==> flow/design.v <==
module apb_slave (
  input  logic        PCLK,
  input  logic        PRESETn,
  input  logic [31:0] PADDR,
  input  logic        PSEL,
  input  logic        PENABLE,
  input  logic        PWRITE,
  input  logic [31:0] PWDATA,
  output logic [31:0] PRDATA,
  output logic        PREADY,
  output logic        PSLVERR
);
  logic [15:0] [31:0] registers;
  logic [3:0] addr_index;
  logic       addr_valid;
  assign addr_index = PADDR[5:2];
  assign addr_valid = (PADDR[31:6] == 0);
  typedef enum logic [1:0] {
    IDLE,
    SETUP,
    ACCESS
  } apb_state_t;
  apb_state_t current_state, next_state;
  always_ff @(posedge PCLK or negedge PRESETn) begin
    if (!PRESETn) begin
      current_state <= IDLE;
    end else begin
      current_state <= next_state;
    end
  end
  always_comb begin
    case (current_state)
      IDLE: begin
        if (PSEL && !PENABLE)
          next_state = SETUP;
        else
          next_state = IDLE;
      end
      SETUP: begin
        if (PSEL && PENABLE)
          next_state = ACCESS;
        else
          next_state = IDLE;
      end
      ACCESS: begin
        if (PSEL && !PENABLE)
          next_state = SETUP;
        else
          next_state = IDLE;
      end
      default:
        next_state = IDLE;
    endcase
  end
  always_ff @(posedge PCLK or negedge PRESETn) begin
    if (!PRESETn) begin
      for (int i = 0; i < 16; i++)
        registers[i] <= 32'h0;
      PRDATA <= 32'h0;
      PREADY <= 1'b1;   
      PSLVERR <= 1'b0;  
    end
    else begin
      PREADY <= (next_state != SETUP);
      PSLVERR <= 1'b0;
      if (current_state == SETUP && PSEL && PENABLE) begin
        if (!addr_valid) begin
          PSLVERR <= 1'b1;
        end
        else if (!PWRITE) begin
          PRDATA <= registers[addr_index];
        end
      end
      if (current_state == ACCESS && PSEL && PENABLE && addr_valid && PWRITE) begin
        registers[addr_index] <= PWDATA;
      end
    end
  end
endmodule
# ---- Step by step through the tools: apb_slave
# The steps from the RTL of apb_slave to its reports follow in flow order.
# Lines are those of the file above, counted from 1.
# Operators: Yosys type, input widths -> output width; for muxes data width and select width s.
# Library cell names are shortened.
# A cell with n/a has no value.
dict set report design {
  design {apb_slave}
  clk_port {PCLK}
  library {sky130hd}
  lib_corner {tt_025C_1v80}
}

# ---- After elaboration
# Counts by Yosys on the flattened word-level netlist (proc, flatten, opt, wreduce; memories kept). Register bits leave out memories and registers merged into their read ports (data or address); mux counts leave out enables and synchronous resets folded into registers. Print and check cells are left out. Cells with the same type and inputs are merged into one.
dict set report word_totals {
  out_inout_bits 34
  elab_cells 34
  regBits 548
}
dict set report classes {
  addsub 1
  equal 3
  reduce_and_logical 13
  n_mux 5
  n_logic 4
  n_shift 3
}
# cell count
set ops {}
lappend ops {{$shift 32x33->512} 1}
lappend ops {{$shift 32x33->512 const A} 1}
lappend ops {{$shiftx 512x10->32} 1}
lappend ops {{$and 512x512->512} 1}
lappend ops {{$or 512x512->512} 1}
lappend ops {{$not 512->512} 1}
lappend ops {{$neg 9->33} 1}
lappend ops {{$logic_not 26->1} 1}
lappend ops {{$logic_and 1x1->1} 8}
lappend ops {{$pmux 2 s2} 1}
lappend ops {{$reduce_and 3->1} 1}
lappend ops {{$mux 1} 3}
lappend ops {{$eq 2x1->1 const B} 1}
lappend ops {{$ne 2x1->1 const B} 1}
lappend ops {{$eq 2x2->1 const B} 1}
lappend ops {{$logic_not 2->1} 1}
lappend ops {{$reduce_or 2->1} 1}
lappend ops {{$mux 2} 1}
lappend ops {{$not 1->1} 1}
lappend ops {{$logic_not 1->1} 1}

# ---- Longest topological paths
# Depth = most cells in a row (Yosys ltp): at word level without a register or memory, in the mapped netlist without a sequential cell, where the memories' decode and read muxes count.
dict set report depth {
  word_depth 5
  ABC_AREA 0
  ltp_mapped 12
  ltp_nobuf 7
}

# ---- Netlist
# The flow's flattened synthesis, as Yosys stat reports it; memories are mapped. The netlist is that of the ABC_AREA named above (0 if unset); the other value can give another one.
# type count
set by_type {}
lappend by_type {dfrtp_1 547}
lappend by_type {mux2_2 464}
lappend by_type {mux4_2 128}
lappend by_type {mux2_1 66}
lappend by_type {a22oi_1 64}
lappend by_type {clkbuf_1 71}
lappend by_type {mux2_4 14}
lappend by_type {buf_6 17}
lappend by_type {nand2_1 39}
lappend by_type {buf_2 21}
lappend by_type {buf_1 21}
lappend by_type {dfstp_2 2}
lappend by_type {nor4_1 8}
lappend by_type {nand2_4 4}
lappend by_type {nor2_1 11}
lappend by_type {ha_1 2}
lappend by_type {nand4_1 4}
lappend by_type {inv_1 6}
# Other cell types: 20; their cells: 29.
dict set report synth_totals {
  cells 1518
  buf_cells 131
  ff_cells 549
  synth_area_um2 24504.8
  seqArea_um2 13740.7
}

# ---- Timing after synthesis
# Path of least setup slack by OpenSTA after synthesis, without wires, with an ideal clock, recovery checks aside; 20% of the period is set as input and as output delay. Where synthesis merged equal registers, the netlist keeps one of their names.
dict set report synth_timing {
  path_type {input -> register}
  startpoint {in PADDR[2]}
  endpoint {reg registers}
  required_ns 4.875
  path_buffers 4
  in_delay_ns 1.000
  launch_ns 1.000
  driving_pins 10
  tclk_ns 5.0
  setup_time_ns 0.125
  slack_ns 1.118
  delay_ns 2.882
  arrival_ns 3.757
  period_less_setup_slack_ns 3.882
}
# "delay_ns" = arrival - input delay + setup time.
# "driving_pins" counts driving pins, that of a launching flip-flop among them; a cell with two outputs on the path counts twice.
# "period_less_setup_slack_ns" is the clock period less the worst setup slack; recovery checks do not enter. This is arithmetic on one report: input and output delays are still those of the set period (20% each).
# Where an end lacks its bit number, it is one bit of the signal, or one of the new flip-flops if synthesis recoded a state register.
# The rows between start and end are the longest chain of elaborated cells between them; the timing report does not say that the signal goes this way. Where chains are equally long, one stands for them.
# Each line given opens the expression or statement behind the cell; cells for indexed reads and writes are added by Yosys, which also makes memories of some case tables.
dict set report synth_between {
  path_cell_list {buf_2 -> clkbuf_1 -> buf_1 -> nor3_1 -> ha_1 -> or4b_4 -> nor4_4 -> nand2_4 -> buf_6 -> mux2_4}
  elab_chain_len 5
  cells_between 6
  classes_between {add/sub: 1; shift: 2; logic: 3}
}
# item line_no
set synth_lines {}
lappend synth_lines {{start: declaration} 4} ;# input  logic [31:0] PADDR,
lappend synth_lines {{$neg 9->33} 75} ;# registers[addr_index] <= PWDATA;
lappend synth_lines {{$shift 32x33->512} 75}
lappend synth_lines {{$not 512->512} 75}
lappend synth_lines {{$and 512x512->512} 75}
lappend synth_lines {{$or 512x512->512} 75}
lappend synth_lines {{end: assignment} 75}
lappend synth_lines {{end: declaration} 13} ;# logic [15:0] [31:0] registers;

# ---- Timing after layout
# From the final timing report of run 1: the path of least setup slack in the routed layout; clock arrival at registers is part of the times.
dict set report layout_timing {
  path_type {input -> register}
  startpoint {in PADDR[4]}
  endpoint {reg registers}
  setup_time_ns 0.12
  slack_ns 1.25
  arrival_ns 4.24
  tclk_ns 5.0
  required_ns 5.49
  in_delay_ns 1.00
  path_buffers 1
  driving_pins 7
  launch_ns 1.00
}
# Where an end lacks its bit number, it is one bit of the signal, or one of the new flip-flops if synthesis recoded a state register.
# The rows between start and end are the longest chain of elaborated cells between them; the timing report does not say that the signal goes this way. Where chains are equally long, one stands for them.
dict set report layout_between {
  path_cell_list {clkdlybuf4s50_1 -> nor3_1 -> ha_1 -> or4b_4 -> nor4_4 -> nand2_4 -> mux2_1}
  elab_chain_len 5
  cells_between 6
  classes_between {add/sub: 1; shift: 2; logic: 3}
}
# item line_no
set layout_lines {}
lappend layout_lines {{start: declaration} 4} ;# input  logic [31:0] PADDR,
lappend layout_lines {{$neg 9->33} 75} ;# registers[addr_index] <= PWDATA;
lappend layout_lines {{$shift 32x33->512} 75}
lappend layout_lines {{$not 512->512} 75}
lappend layout_lines {{$and 512x512->512} 75}
lappend layout_lines {{$or 512x512->512} 75}
lappend layout_lines {{end: assignment} 75}
lappend layout_lines {{end: declaration} 13} ;# logic [15:0] [31:0] registers;

# Settings and measured results of 5 stored flow runs for module apb_slave (sky130hd), not sorted in any way. The constraints put input and output delay at 20% of the set period each and load the outputs with 0.01 pF.
# "timing.achieved_period_ns" = clock period - worst setup slack. The figure is calculated, with input and output delays left at 20% of the set period.
# "worst_path_ns": the worst setup path's part of the clock period (all of it between registers, 20% less for each end at a port) less its slack. A launch clock that arrives late makes it longer, a capture clock that arrives late makes it shorter.
# By "power_total_w" is meant OpenSTA's value without simulated activity: inputs other than the clock are taken to toggle once in ten clock periods, and the tool carries that through the logic.
run="run 1" settings CORE_UTILIZATION=40 period_ns=5.0 CAP_MARGIN=20 CORE_MARGIN=2 SLEW_MARGIN=20
run="run 1" results post_route_util_pct=47.1 synth_chip_area_um2=24504.8 worst_path_ns=2.75 worstPathKind="input -> register" setup_worst_slack_ns=1.253 total_negative_slack_ns=0.000 timing.achieved_period_ns=3.747 die_footprint_um2=63257.3 final_cell_area_um2=28506.1 power_total_w=0.009573
run="run 2" settings CELL_PAD_IN_SITES_GLOBAL_PLACEMENT=1 CORE_ASPECT_RATIO=0.82 CORE_UTILIZATION=53 GPL_ROUTABILITY_DRIVEN=1 MAX_ROUTING_LAYER="met4" PLACE_DENSITY=0.92 period_ns=5.58 CAP_MARGIN=20 CORE_MARGIN=2 SLEW_MARGIN=20
run="run 2" results post_route_util_pct=60.7 synth_chip_area_um2=24504.8 worst_path_ns=3.02 worstPathKind="input -> register" setup_worst_slack_ns=1.440 total_negative_slack_ns=0.000 timing.achieved_period_ns=4.140 die_footprint_um2=47979.5 final_cell_area_um2=27749.1 power_total_w=0.007942
run="run 3" settings CAP_MARGIN=10 CELL_PAD_IN_SITES_GLOBAL_PLACEMENT=1 CORE_UTILIZATION=24 GPL_ROUTABILITY_DRIVEN=0 GPL_TIMING_DRIVEN=1 MAX_ROUTING_LAYER="met5" MIN_ROUTING_LAYER="met2" TNS_END_PERCENT=80 period_ns=2.86 CORE_MARGIN=2 SLEW_MARGIN=20
run="run 3" results post_route_util_pct=29.5 synth_chip_area_um2=24504.8 worst_path_ns=2.01 worstPathKind="input -> register" setup_worst_slack_ns=0.275 total_negative_slack_ns=0.000 timing.achieved_period_ns=2.585 die_footprint_um2=104675.0 final_cell_area_um2=29879.9 power_total_w=0.016977
run="run 4" settings CELL_PAD_IN_SITES_DETAIL_PLACEMENT=2 CELL_PAD_IN_SITES_GLOBAL_PLACEMENT=0 CORE_UTILIZATION=72 MAX_ROUTING_LAYER="met4" SETUP_SLACK_MARGIN=0.15 period_ns=2.23 CAP_MARGIN=20 CORE_MARGIN=2 SLEW_MARGIN=20
run="run 4" outcome="not finished: placement ended with error DPL-0033"
run="run 5" settings CELL_PAD_IN_SITES_GLOBAL_PLACEMENT=2 CORE_ASPECT_RATIO=1.43 CORE_MARGIN=4 CORE_UTILIZATION=57 CTS_CLUSTER_DIAMETER=267 GPL_ROUTABILITY_DRIVEN=0 GPL_TIMING_DRIVEN=0 HOLD_SLACK_MARGIN=0.26 MAX_ROUTING_LAYER="met4" MIN_ROUTING_LAYER="met1" TNS_END_PERCENT=45 period_ns=5.0 CAP_MARGIN=20 SLEW_MARGIN=20
run="run 5" results post_route_util_pct=66.4 synth_chip_area_um2=24504.8 worst_path_ns=3.58 worstPathKind="input -> register" setup_worst_slack_ns=0.416 total_negative_slack_ns=0.000 timing.achieved_period_ns=4.584 die_footprint_um2=46425.9 final_cell_area_um2=28124.5 power_total_w=0.008954
